==> flow/design.v <==
module SIGNAL_GENERATOR_ANALYZER_ONE_WIRE
(
	input CLK_100MHz,
	input rst,
	input  	MUAFR_MISO_P,
	input  	MUAFR_MISO_N,
	input 	enable_generate,
	output logic [11: 0] test_cnt_1,
	output logic [11: 0] test_cnt_0
);
localparam ITERATION = 1004; 
logic [3: 0] prev_MUAFR_MISO_P;
logic [3: 0] prev_MUAFR_MISO_N;
always @(posedge CLK_100MHz)
begin
	if (rst)
	begin
		prev_MUAFR_MISO_P <= 4'h0;
		prev_MUAFR_MISO_N <= 4'h0;
	end else
	begin
	prev_MUAFR_MISO_P[3] <= prev_MUAFR_MISO_P[2];
	prev_MUAFR_MISO_P[2] <= prev_MUAFR_MISO_P[1];
	prev_MUAFR_MISO_P[1] <= prev_MUAFR_MISO_P[0];
	prev_MUAFR_MISO_P[0] <= MUAFR_MISO_P;
	prev_MUAFR_MISO_N[3] <= prev_MUAFR_MISO_N[2];
	prev_MUAFR_MISO_N[2] <= prev_MUAFR_MISO_N[1];
	prev_MUAFR_MISO_N[1] <= prev_MUAFR_MISO_N[0];
	prev_MUAFR_MISO_N[0] <= MUAFR_MISO_N;
	end
end
logic [15: 0] cnt_analyzer;
logic [11: 0] cnt_skew_P;
logic [11: 0] cnt_skew_N;
always @(posedge CLK_100MHz)
begin
	if (rst)
	begin
		cnt_skew_P <= 0;
		cnt_skew_N <= 0;
		cnt_analyzer <= 0;
		test_cnt_1 <= 0;
		test_cnt_0 <= 0;
	end else
	if (enable_generate == 0)
		begin
			if ((~prev_MUAFR_MISO_P[2] & MUAFR_MISO_P) | (prev_MUAFR_MISO_P[2] & ~MUAFR_MISO_P))
				cnt_skew_P <= cnt_skew_P + 1;
			if ((~prev_MUAFR_MISO_N[2] & MUAFR_MISO_N) | (prev_MUAFR_MISO_N[2] & ~MUAFR_MISO_N))
				cnt_skew_N <= cnt_skew_N + 1;
			if (cnt_analyzer == (ITERATION - 2))
			begin
				cnt_skew_N <= 0;
				cnt_skew_P <= 0;
				test_cnt_1 <= cnt_skew_P;
				test_cnt_0 <= cnt_skew_N;
			end
			if (cnt_analyzer == ITERATION)
				cnt_analyzer <= 0;
			else
				cnt_analyzer <= cnt_analyzer + 1;
		end else
		begin
			cnt_skew_P <= 0;
			cnt_skew_N <= 0;
			cnt_analyzer <= 0;
		end
end
endmodule
module SIGNAL_GENERATOR_ANALYZER
(
	input CLK_100MHz,
	input rst,
	output logic [15:0] MUAFR_MOSI_P,
	output [15:0] MUAFR_MOSI_N,
	input  logic [15:0] MUAFR_MISO_P,
	input  logic [15:0] MUAFR_MISO_N,
	input enable_generate,
	output logic [15:0] status_wire,
	output [15:0] status_gen
);
logic kz;
logic kz_P;
logic kz_N;
logic [15: 0] status_gen_P;
logic [15: 0] status_gen_N;
assign status_gen [15: 0] = status_gen_P [15: 0] & status_gen_N [15: 0];
assign kz = kz_N & kz_P;
localparam cnt_ETALON_GEN_min = 20;
localparam cnt_ETALON_GEN_max = 250;
assign MUAFR_MOSI_N [15: 0]  = ~ MUAFR_MOSI_P [15: 0];
localparam ITERATION = 102;
logic [2: 0] prev_flag_signal_P;
logic [7: 0] cnt_kz_signal_P;
logic [7: 0] cnt_kz_signal_N;
logic [15: 0] fail;
logic [3: 0] j;
logic flag_signal_P;
logic [9: 0] cnt_true_channel [15: 0];
logic [9: 0] cnt_status_true;
wire [8:0] test_cnt_1 [15: 0];
wire [8:0] test_cnt_0 [15: 0];
genvar i;
generate
	for (i = 0; i < 16; i = i + 1)
	begin : generator
		wire [11:0] full_cnt_1;
		wire [11:0] full_cnt_0;
		SIGNAL_GENERATOR_ANALYZER_ONE_WIRE signal_generator_analyzer_one_wire
		(
			.CLK_100MHz(CLK_100MHz),
			.rst(rst),
			.enable_generate(enable_generate),
			.MUAFR_MISO_P(MUAFR_MISO_P[i]),
			.MUAFR_MISO_N(MUAFR_MISO_N[i]),
			.test_cnt_1(full_cnt_1),
			.test_cnt_0(full_cnt_0)
		);
		assign test_cnt_1[i] = full_cnt_1[8:0];
		assign test_cnt_0[i] = full_cnt_0[8:0];
	always @(posedge CLK_100MHz)
	if (rst)
		status_gen_P [i] <= 0;
	else if (enable_generate == 0)
		if ((test_cnt_1 [i] > cnt_ETALON_GEN_min - 1) & (test_cnt_1 [i] < cnt_ETALON_GEN_max + 1))
			status_gen_P [i] <= 1;
		else
			status_gen_P [i] <= 0;
	always @(posedge CLK_100MHz)
	if (rst)
		status_gen_N [i] <= 0;
	else if (enable_generate == 0)
		if ((test_cnt_0 [i] > cnt_ETALON_GEN_min - 1) & (test_cnt_0 [i] < cnt_ETALON_GEN_max + 1))
			status_gen_N [i] <= 1;
		else
			status_gen_N [i] <= 0;
	end
endgenerate
integer k;
always @(posedge CLK_100MHz)
begin
	if (rst)
	begin
		MUAFR_MOSI_P <= 16'h0;
		prev_flag_signal_P <= 3'b0;
		cnt_kz_signal_P <= 0;
		cnt_kz_signal_N <= 0;
		kz_P <= 0;
		kz_N <= 0;
		fail <= 16'hFFFF;
		j <= 0;
		flag_signal_P <= 1;
		for (k = 0; k < 16; k = k + 1)
			cnt_true_channel [k] <= 0;
		cnt_status_true <= 0;
		status_wire <= 16'h0;
	end else
	if (enable_generate == 1)
	begin
		if (flag_signal_P == 1)		 
		begin
			if (prev_flag_signal_P [0] != flag_signal_P)
			begin
				MUAFR_MOSI_P [15: 0] <= 16'h0;
			end else
			begin
				MUAFR_MOSI_P [j] <= ((cnt_status_true  < (ITERATION - 6)) & (cnt_status_true >= 0)) ? 1 : 0;
			end
		end	else
		begin
			if (prev_flag_signal_P [0] != flag_signal_P)
			begin
				MUAFR_MOSI_P [15: 0] <= 16'hFFFF;
			end else
			begin
				MUAFR_MOSI_P [j] <= ((cnt_status_true  < (ITERATION - 6)) & (cnt_status_true >= 0)) ? 0 : 1;
			end
		end
		prev_flag_signal_P [2] <= prev_flag_signal_P [1];
		prev_flag_signal_P [1] <= prev_flag_signal_P [0];
		prev_flag_signal_P [0] <= flag_signal_P;
		if (cnt_status_true  == (ITERATION - 3))  
		begin
			j <= j + 1;
			cnt_status_true <= 0;
			if (j == 15)
				flag_signal_P <= flag_signal_P + 1;
			if (fail[j] == 0)
				status_wire [j] <= 1;
			else
				status_wire [j] <= 0;
		end else
			cnt_status_true <= cnt_status_true + 1;
		if ((cnt_status_true  == (ITERATION - 4)) & (flag_signal_P == 0))  
			if ((cnt_true_channel [j] > (ITERATION >> 1)) & (cnt_true_channel [j] < (ITERATION << 1)) & (kz == 1))
				fail[j] <= 0;
			else
				fail[j] <= 1;
		if ((cnt_status_true  > (ITERATION - 7)) & (flag_signal_P == 0))  
			if (cnt_kz_signal_P > (ITERATION - 15))
				kz_P <= 1;
			else
				kz_P <= 0;
		if ((cnt_status_true  > (ITERATION - 7)) & (flag_signal_P == 0))	 
			if (cnt_kz_signal_N > (ITERATION - 15))
				kz_N <= 1;
			else
				kz_N <= 0;
		if (cnt_status_true  == (ITERATION - 4))  
			cnt_true_channel [j] <= 0;
		else
			if ((MUAFR_MISO_P [j] == flag_signal_P) & (MUAFR_MISO_N [j] != flag_signal_P))
				cnt_true_channel [j] <= cnt_true_channel [j] + 1;
		if (cnt_status_true  == (ITERATION - 4))  
			cnt_kz_signal_P <= 0;
		else
			if (((MUAFR_MISO_P [0] == MUAFR_MISO_P [j]) + (MUAFR_MISO_P [1] == MUAFR_MISO_P [j]) + (MUAFR_MISO_P [2] == MUAFR_MISO_P [j]) + (MUAFR_MISO_P [3] == MUAFR_MISO_P [j]) + (MUAFR_MISO_P [4] == MUAFR_MISO_P [j]) + (MUAFR_MISO_P [5] == MUAFR_MISO_P [j]) + (MUAFR_MISO_P [6] == MUAFR_MISO_P [j]) + (MUAFR_MISO_P [7] == MUAFR_MISO_P [j]) + (MUAFR_MISO_P [8] == MUAFR_MISO_P [j]) + (MUAFR_MISO_P [9] == MUAFR_MISO_P [j]) + (MUAFR_MISO_P [10] == MUAFR_MISO_P [j]) + (MUAFR_MISO_P [11] == MUAFR_MISO_P [j]) + (MUAFR_MISO_P [12] == MUAFR_MISO_P [j]) + (MUAFR_MISO_P [13] == MUAFR_MISO_P [j])) == 1)
				cnt_kz_signal_P <= cnt_kz_signal_P + 1;
		if (cnt_status_true  == (ITERATION - 3)) 
			cnt_kz_signal_N <= 0;
		else
			if (((MUAFR_MISO_N [0] == MUAFR_MISO_N [j]) + (MUAFR_MISO_N [1] == MUAFR_MISO_N [j]) + (MUAFR_MISO_N [2] == MUAFR_MISO_N [j]) + (MUAFR_MISO_N [3] == MUAFR_MISO_N [j]) + (MUAFR_MISO_N [4] == MUAFR_MISO_N [j]) + (MUAFR_MISO_N [5] == MUAFR_MISO_N [j]) + (MUAFR_MISO_N [6] == MUAFR_MISO_N [j]) + (MUAFR_MISO_N [7] == MUAFR_MISO_N [j]) + (MUAFR_MISO_N [8] == MUAFR_MISO_N [j]) + (MUAFR_MISO_N [9] == MUAFR_MISO_N [j]) + (MUAFR_MISO_N [10] == MUAFR_MISO_N [j]) + (MUAFR_MISO_N [11] == MUAFR_MISO_N [j]) + (MUAFR_MISO_N [12] == MUAFR_MISO_N [j]) + (MUAFR_MISO_N [13] == MUAFR_MISO_N [j])) > 13)
				cnt_kz_signal_N <= cnt_kz_signal_N + 1;
		end else
		begin
			j <= 0;
			cnt_true_channel [j] <= 0;
			cnt_status_true <= 0;
			flag_signal_P <= 0;
			MUAFR_MOSI_P <= 16'h0;
		end
end
endmodule
Memo
Re: synthesis data of SIGNAL_GENERATOR_ANALYZER

[From RTL to reports: SIGNAL_GENERATOR_ANALYZER]
Tool output for the design above before and after an edit, in the order of the flow.
Lines under "unedited" count in the file above, lines under "edited" in the edited file.
"change" is "edited" less "unedited", of the values as shown.
Library cell names are shortened.
A cell with -- has no value.
Inputs
  design top: SIGNAL_GENERATOR_ANALYZER
  clock input: CLK_100MHz
  standard-cell library: sky130hd
  library corner: tt_025C_1v80

[The edit]
The edit as a unified diff against the file above.
This change comes from a script, not from a designer. The edited design behaves differently; no optimisation was intended.
begin of diff
@@ -107,4 +107,6 @@
 		wire [11:0] full_cnt_1;
 		wire [11:0] full_cnt_0;
+		wire [11:0] full_cnt_0_m, full_cnt_0_s;
+		wire [11:0] full_cnt_1_m, full_cnt_1_s;
 		SIGNAL_GENERATOR_ANALYZER_ONE_WIRE signal_generator_analyzer_one_wire
 		(
@@ -114,7 +116,12 @@
 			.MUAFR_MISO_P(MUAFR_MISO_P[i]),
 			.MUAFR_MISO_N(MUAFR_MISO_N[i]),
-			.test_cnt_1(full_cnt_1),
-			.test_cnt_0(full_cnt_0)
+			.test_cnt_1(full_cnt_1_m),
+			.test_cnt_0(full_cnt_0_m)
 		);
+		SIGNAL_GENERATOR_ANALYZER_ONE_WIRE signal_generator_analyzer_one_wire_x (.CLK_100MHz(CLK_100MHz),
+		    .rst(rst), .enable_generate(~enable_generate), .MUAFR_MISO_P(MUAFR_MISO_P[i]),
+		    .MUAFR_MISO_N(MUAFR_MISO_N[i]), .test_cnt_1(full_cnt_1_s), .test_cnt_0(full_cnt_0_s));
+		assign full_cnt_0 = full_cnt_0_m ^ full_cnt_0_s;
+		assign full_cnt_1 = full_cnt_1_m ^ full_cnt_1_s;
 		assign test_cnt_1[i] = full_cnt_1[8:0];
 		assign test_cnt_0[i] = full_cnt_0[8:0];
end of diff

[Word level]
Source: Yosys, flattened and elaborated. Widths are those after wreduce. Print and check cells do not count. Equal cells are merged and count once.
Yosys's memory passes give these memory sizes; they may raise the number of words (mostly to a power of two), join words into wider ones and drop unused or constant bits.
Storage and ports
  register bits after elaboration: unedited 1138, edited 2066, change +928
  RAM bits: unedited 160, edited 160, change 0
  memories: unedited 1, edited 1, change 0
  input bits: unedited 35, edited 35, change 0
  output and inout bits: unedited 64, edited 64, change 0
  cells after elaboration: unedited 788, edited 1028, change +240
Cells by class
  $add $sub $neg: unedited 81, edited 129, change +48
  $lt $le $gt $ge: unedited 72, edited 72, change 0
  eq/ne operators: unedited 69, edited 101, change +32
  shift-type cells: unedited 7, edited 7, change 0
  muxes and demuxes: unedited 66, edited 66, change 0
  bitwise logic cells: unedited 215, edited 247, change +32
  reductions and logical operators: unedited 58, edited 106, change +48
Operator list
  OR reduction 3 bit: unedited 33, edited 65, change +32
  adder 12 x 1 -> 12 bit (second input constant): unedited 32, edited 64, change +32
  equality test 16 x 10 -> 1 bit (second input constant): unedited 32, edited 64, change +32
  XOR 9 bit: unedited 0, edited 32, change +32
  AND reduction 2 bit: unedited 22, edited 38, change +16
  adder 16 x 1 -> 16 bit (second input constant): unedited 16, edited 32, change +16
Unchanged operator kinds not shown: 49.

[Longest topological paths]
Yosys ltp: most cells in a row. Word level: on the elaborated netlist, between registers, memories and ports. Mapped: between sequential cells and ports; inverters and the memories' decode and read muxes count.
Depth
  depth after elaboration: unedited 18, edited 18, change 0
  ABC_AREA: unedited 0, edited 0
  depth in mapped cells: unedited 21, edited 23, change +2
  depth with buffers taken out: unedited 18, edited 20, change +2

[Mapped cells and area]
The flow's flattened synthesis, as Yosys stat reports it; memories are mapped. The netlist is that of the ABC_AREA named above (0 if unset); the other value can give another one.
Synthesis totals
  mapped cells: unedited 5344, edited 9318, change +3974
  cell area after synthesis (um^2): unedited 50930.1, edited 86176.4, change +35246.3
  area of sequential cells (um^2): unedited 25744.7, edited 42400.7, change +16656.0
  flip-flops: unedited 1206, edited 2038, change +832
  buffer cells: unedited 193, edited 328, change +135
Cell types
  dfxtp_1: unedited 1046, edited 1878, change +832
  nand2_1: unedited 485, edited 1150, change +665
  nor2_1: unedited 1059, edited 1721, change +662
  xor2_1: unedited 351, edited 770, change +419
  xnor2_1: unedited 183, edited 522, change +339
  and3_1: unedited 124, edited 286, change +162
  mux2i_1: unedited 281, edited 414, change +133
  a21oi_1: unedited 216, edited 342, change +126
  clkbuf_1: unedited 153, edited 266, change +113
  nand4_1: unedited 107, edited 217, change +110
  nand3_1: unedited 177, edited 274, change +97
  ha_1: unedited 103, edited 183, change +80
  nor4_1: unedited 21, edited 100, change +79
  nor3_1: unedited 180, edited 120, change -60
  inv_1: unedited 97, edited 150, change +53
  a2111oi_0: unedited 33, edited 0, change -33
  nand4b_1: unedited 7, edited 30, change +23
  o31ai_1: unedited 4, edited 22, change +18
Unchanged cell types not shown: 7.
Not every row of either side is listed.
The figures by module come from a second, unflattened synthesis with its own total; it is not the netlist above.
Second synthesis, totals
  cell total of the unflattened synthesis: unedited 6828, edited 11227, change +4399
  area total of the unflattened synthesis (um^2): unedited 62354.8, edited 108799.3, change +46444.5
Rows give one instance, submodules left out.
Modules, unedited
  SIGNAL_GENERATOR_ANALYZER_ONE_WIRE: instances 16, cells 333, area 2942.8 um^2, sequential area 1401.3 um^2
  SIGNAL_GENERATOR_ANALYZER: instances 1, cells 1500, area 15269.6 um^2, sequential area 7166.9 um^2
Modules, edited
  SIGNAL_GENERATOR_ANALYZER_ONE_WIRE: instances 32, cells 295, area 2852.7 um^2, sequential area 1401.3 um^2
  SIGNAL_GENERATOR_ANALYZER: instances 1, cells 1787, area 17511.8 um^2, sequential area 7166.9 um^2

[Worst setup path after synthesis]
OpenSTA on the mapped netlist: ideal clock, no wires. The path of least setup slack (recovery checks aside). Input and output delay are each 20% of the period. Register names are those of the netlist, which keeps one name where synthesis merged equal registers.
Path after synthesis
  path kind: unedited input -> register, edited input -> register
  start: unedited input MUAFR_MISO_N[15], edited input MUAFR_MISO_N[15]
  end: unedited register cnt_kz_signal_N[0], edited register cnt_kz_signal_N[7]
  period (ns): unedited 10.0, edited 10.0, change 0.0
  external input delay (ns): unedited 2.000, edited 2.000, change 0.000
  setup time (ns): unedited 0.059, edited 0.122, change +0.063
  time at the first pin (ns): unedited 2.000, edited 2.000, change 0.000
  arrival time (ns): unedited 7.069, edited 6.768, change -0.301
  data required time (ns): unedited 9.941, edited 9.878, change -0.063
  slack (ns): unedited 2.871, edited 3.110, change +0.239
  path delay (ns): unedited 5.128, edited 4.890, change -0.238
  stages on the path: unedited 16, edited 16, change 0
  path buffers: unedited 1, edited 0, change -1
  synthesis period reached (ns): unedited 7.129, edited 6.89, change -0.239
"path delay" = arrival - input delay + setup time.
"stages on the path": output pins that drive a net of the path, with the launching flip-flop's if there is one; two outputs of one cell count as two.
"synthesis period reached" is the clock period less the worst setup slack; recovery checks do not enter. This is arithmetic on one report: input and output delays are still those of the set period (20% each).
Between the ends stands the longest chain of elaborated cells between them, by number of cells; it is not shown to be the way that was timed. Of several equally long chains one is given.
Each line given opens the expression or statement behind the cell; cells for indexed reads and writes are added by Yosys, which also makes memories of some case tables.
A register here has more assigning lines than the two given.
Between the ends, after synthesis, unedited
  cell sequence: mux4_2 > a22oi_1 > nand2_1 > clkbuf_1 > xnor2_1 > ha_1 > inv_1 > fa_1 > fa_1 > fa_1 > nand2b_1 > fa_1 > nand2b_1 > or4_1 > a21oi_1 > mux2_2
  length of the longest elaborated chain: 18
  elaborated cells between the ends (all ways): 33
  those cells by class: add/sub: 13; compare: 1; eq/ne: 14; shift: 1; mux: 2; reduce/logical: 2
RTL lines, path after synthesis, unedited
  from (decl): RTL line 77  | input logic [15:0] MUAFR_MISO_N,
  indexed select 16 x 4 -> 1 bit: RTL line 222  | if (((MUAFR_MISO_N [0] == MUAFR_MISO_N [j]) + (MUAFR_MISO_N [1] == MUAFR_MISO_N [j]) + (MUAFR_MISO_N [2] == MU ...
  equality test 1 bit: RTL line 222
  adder 1 x 1 -> 2 bit: RTL line 222
  adder 2 x 1 -> 3 bit: RTL line 222
  adder 3 x 1 -> 4 bit: RTL line 222
  adder 4 x 1 -> 5 bit: RTL line 222
  adder 5 x 1 -> 6 bit: RTL line 222
  (+4 left out)
  adder 10 x 1 -> 11 bit: RTL line 222
  adder 11 x 1 -> 12 bit: RTL line 222
  adder 12 x 1 -> 13 bit: RTL line 222
  adder 13 x 1 -> 14 bit: RTL line 222
  greater-than comparator 14 x 4 -> 1 bit: RTL line 222
  2-to-1 mux 8 bit: RTL line 222
  2-to-1 mux 8 bit: RTL line 219  | if (cnt_status_true == (ITERATION - 3))
  to (assign): RTL line 220  | cnt_kz_signal_N <= 0;
  to (assign): RTL line 223  | cnt_kz_signal_N <= cnt_kz_signal_N + 1;
  to (decl): RTL line 95  | logic [7: 0] cnt_kz_signal_N;
Between the ends, after synthesis, edited
  cell sequence: mux4_2 > a22oi_1 > nand2_1 > xnor2_1 > ha_1 > inv_1 > fa_1 > fa_1 > fa_1 > or2_2 > fa_1 > nand2b_1 > or2_2 > o31ai_2 > nor3_1 > a221o_1
  length of the longest elaborated chain: 18
  elaborated cells between the ends (all ways): 33
  those cells by class: add/sub: 13; compare: 1; eq/ne: 14; shift: 1; mux: 2; reduce/logical: 2
RTL lines, path after synthesis, edited
  from (decl): RTL line 77  | input logic [15:0] MUAFR_MISO_N,
  indexed select 16 x 4 -> 1 bit: RTL line 229  | if (((MUAFR_MISO_N [0] == MUAFR_MISO_N [j]) + (MUAFR_MISO_N [1] == MUAFR_MISO_N [j]) + (MUAFR_MISO_N [2] == MU ...
  equality test 1 bit: RTL line 229
  adder 1 x 1 -> 2 bit: RTL line 229
  adder 2 x 1 -> 3 bit: RTL line 229
  adder 3 x 1 -> 4 bit: RTL line 229
  adder 4 x 1 -> 5 bit: RTL line 229
  adder 5 x 1 -> 6 bit: RTL line 229
  (+4 left out)
  adder 10 x 1 -> 11 bit: RTL line 229
  adder 11 x 1 -> 12 bit: RTL line 229
  adder 12 x 1 -> 13 bit: RTL line 229
  adder 13 x 1 -> 14 bit: RTL line 229
  greater-than comparator 14 x 4 -> 1 bit: RTL line 229
  2-to-1 mux 8 bit: RTL line 229
  2-to-1 mux 8 bit: RTL line 226  | if (cnt_status_true == (ITERATION - 3))
  to (assign): RTL line 227  | cnt_kz_signal_N <= 0;
  to (assign): RTL line 230  | cnt_kz_signal_N <= cnt_kz_signal_N + 1;
  to (decl): RTL line 95  | logic [7: 0] cnt_kz_signal_N;

[Timing after layout]
From the final timing report of each run of pair 1: the path of least setup slack in the routed layout; clock arrival at registers is part of the times.
Path after layout
  path kind: unedited input -> register, edited input -> register
  start: unedited input MUAFR_MISO_N[12], edited input MUAFR_MISO_P[11]
  end: unedited register cnt_kz_signal_N[0], edited register cnt_kz_signal_P[5]
  period (ns): unedited 10.0, edited 10.0, change 0.0
  external input delay (ns): unedited 2.00, edited 2.00, change 0.00
  setup time (ns): unedited 0.05, edited 0.13, change +0.08
  time at the first pin (ns): unedited 2.00, edited 2.00, change 0.00
  arrival time (ns): unedited 8.84, edited 8.28, change -0.56
  data required time (ns): unedited 10.69, edited 10.69, change 0.00
  slack (ns): unedited 1.85, edited 2.42, change +0.57
  stages on the path: unedited 16, edited 21, change +5
  path buffers: unedited 1, edited 1, change 0
Between the ends stands the longest chain of elaborated cells between them, by number of cells; it is not shown to be the way that was timed. Of several equally long chains one is given.
A register here has more assigning lines than the two given.
Between the ends, after layout, unedited
  cell sequence: clkdlybuf4s50_1 > mux4_2 > a22oi_1 > nand2_1 > xnor2_1 > ha_1 > inv_1 > fa_1 > fa_1 > fa_1 > nand2b_1 > fa_1 > nand2b_1 > or4_1 > a21oi_1 > mux2_2
  length of the longest elaborated chain: 18
  elaborated cells between the ends (all ways): 33
  those cells by class: add/sub: 13; compare: 1; eq/ne: 14; shift: 1; mux: 2; reduce/logical: 2
RTL lines, path after layout, unedited
  from (decl): RTL line 77  | input logic [15:0] MUAFR_MISO_N,
  indexed select 16 x 4 -> 1 bit: RTL line 222  | if (((MUAFR_MISO_N [0] == MUAFR_MISO_N [j]) + (MUAFR_MISO_N [1] == MUAFR_MISO_N [j]) + (MUAFR_MISO_N [2] == MU ...
  equality test 1 bit: RTL line 222
  adder 1 x 1 -> 2 bit: RTL line 222
  adder 2 x 1 -> 3 bit: RTL line 222
  adder 3 x 1 -> 4 bit: RTL line 222
  adder 4 x 1 -> 5 bit: RTL line 222
  adder 5 x 1 -> 6 bit: RTL line 222
  (+4 left out)
  adder 10 x 1 -> 11 bit: RTL line 222
  adder 11 x 1 -> 12 bit: RTL line 222
  adder 12 x 1 -> 13 bit: RTL line 222
  adder 13 x 1 -> 14 bit: RTL line 222
  greater-than comparator 14 x 4 -> 1 bit: RTL line 222
  2-to-1 mux 8 bit: RTL line 222
  2-to-1 mux 8 bit: RTL line 219  | if (cnt_status_true == (ITERATION - 3))
  to (assign): RTL line 220  | cnt_kz_signal_N <= 0;
  to (assign): RTL line 223  | cnt_kz_signal_N <= cnt_kz_signal_N + 1;
  to (decl): RTL line 95  | logic [7: 0] cnt_kz_signal_N;
Between the ends, after layout, edited
  cell sequence: clkdlybuf4s50_1 > mux4_2 > a22oi_1 > nand2_1 > xnor2_1 > ha_1 > inv_1 > fa_1 > fa_1 > inv_1 > fa_1 > ha_1 > inv_1 > fa_1 > a211oi_1 > mux2i_1 > o22ai_1 > and4_1 > nand3_1 > xor2_1 > nor2_1
  length of the longest elaborated chain: 18
  elaborated cells between the ends (all ways): 33
  those cells by class: add/sub: 13; eq/ne: 15; shift: 1; mux: 2; reduce/logical: 2
RTL lines, path after layout, edited
  from (decl): RTL line 76  | input logic [15:0] MUAFR_MISO_P,
  indexed select 16 x 4 -> 1 bit: RTL line 224  | if (((MUAFR_MISO_P [0] == MUAFR_MISO_P [j]) + (MUAFR_MISO_P [1] == MUAFR_MISO_P [j]) + (MUAFR_MISO_P [2] == MU ...
  equality test 1 bit: RTL line 224
  adder 1 x 1 -> 2 bit: RTL line 224
  adder 2 x 1 -> 3 bit: RTL line 224
  adder 3 x 1 -> 4 bit: RTL line 224
  adder 4 x 1 -> 5 bit: RTL line 224
  adder 5 x 1 -> 6 bit: RTL line 224
  (+4 left out)
  adder 10 x 1 -> 11 bit: RTL line 224
  adder 11 x 1 -> 12 bit: RTL line 224
  adder 12 x 1 -> 13 bit: RTL line 224
  adder 13 x 1 -> 14 bit: RTL line 224
  equality test 14 x 1 -> 1 bit: RTL line 224
  2-to-1 mux 8 bit: RTL line 224
  2-to-1 mux 8 bit: RTL line 221  | if (cnt_status_true == (ITERATION - 4))
  to (assign): RTL line 222  | cnt_kz_signal_P <= 0;
  to (assign): RTL line 225  | cnt_kz_signal_P <= cnt_kz_signal_P + 1;
  to (decl): RTL line 94  | logic [7: 0] cnt_kz_signal_P;

[Flow runs]
Both versions went through the flow (Yosys, OpenROAD) with the same settings in each pair. Constraints: input delay and output delay 20% of the set period each, output load 0.01 pF.
Flow settings, pair 1
  CORE_UTILIZATION: 40
  period_ns: 10.0
  CAP_MARGIN: 20
  CORE_MARGIN: 2
  SLEW_MARGIN: 20
Final reports, pair 1
  area of the synthesized netlist (um^2): unedited 50930.1, edited 86176.4, change +35246.3
  area of the die (um^2): unedited 130195.0, edited 219169.0, change +88974.0
  final utilization (%): unedited 46.2, edited 45.6, change -0.6
  worst slack on setup checks (ns): unedited 1.847, edited 2.416, change +0.569
  setup total negative slack (ns): unedited 0.000, edited 0.000, change 0.000
  smallest hold slack (ns): unedited 0.418, edited 0.420, change +0.002
Flow settings, pair 2
  CAP_MARGIN: 20
  CELL_PAD_IN_SITES_GLOBAL_PLACEMENT: 2
  CORE_ASPECT_RATIO: 0.83
  CORE_UTILIZATION: 26
  CTS_CLUSTER_DIAMETER: 388
  GPL_TIMING_DRIVEN: 1
  MIN_ROUTING_LAYER: met2
  PLACE_DENSITY_LB_ADDON: 0.14
  SETUP_SLACK_MARGIN: 0.44
  period_ns: 6.91
  CORE_MARGIN: 2
  SLEW_MARGIN: 20
Final reports, pair 2
  area of the synthesized netlist (um^2): unedited 50930.1, edited 86176.4, change +35246.3
  area of the die (um^2): unedited 199456.0, edited 336089.0, change +136633.0
  final utilization (%): unedited 31.2, edited 30.5, change -0.7
  worst slack on setup checks (ns): unedited 0.658, edited 0.870, change +0.212
  setup total negative slack (ns): unedited 0.000, edited 0.000, change 0.000
  smallest hold slack (ns): unedited 0.421, edited 0.421, change 0.000
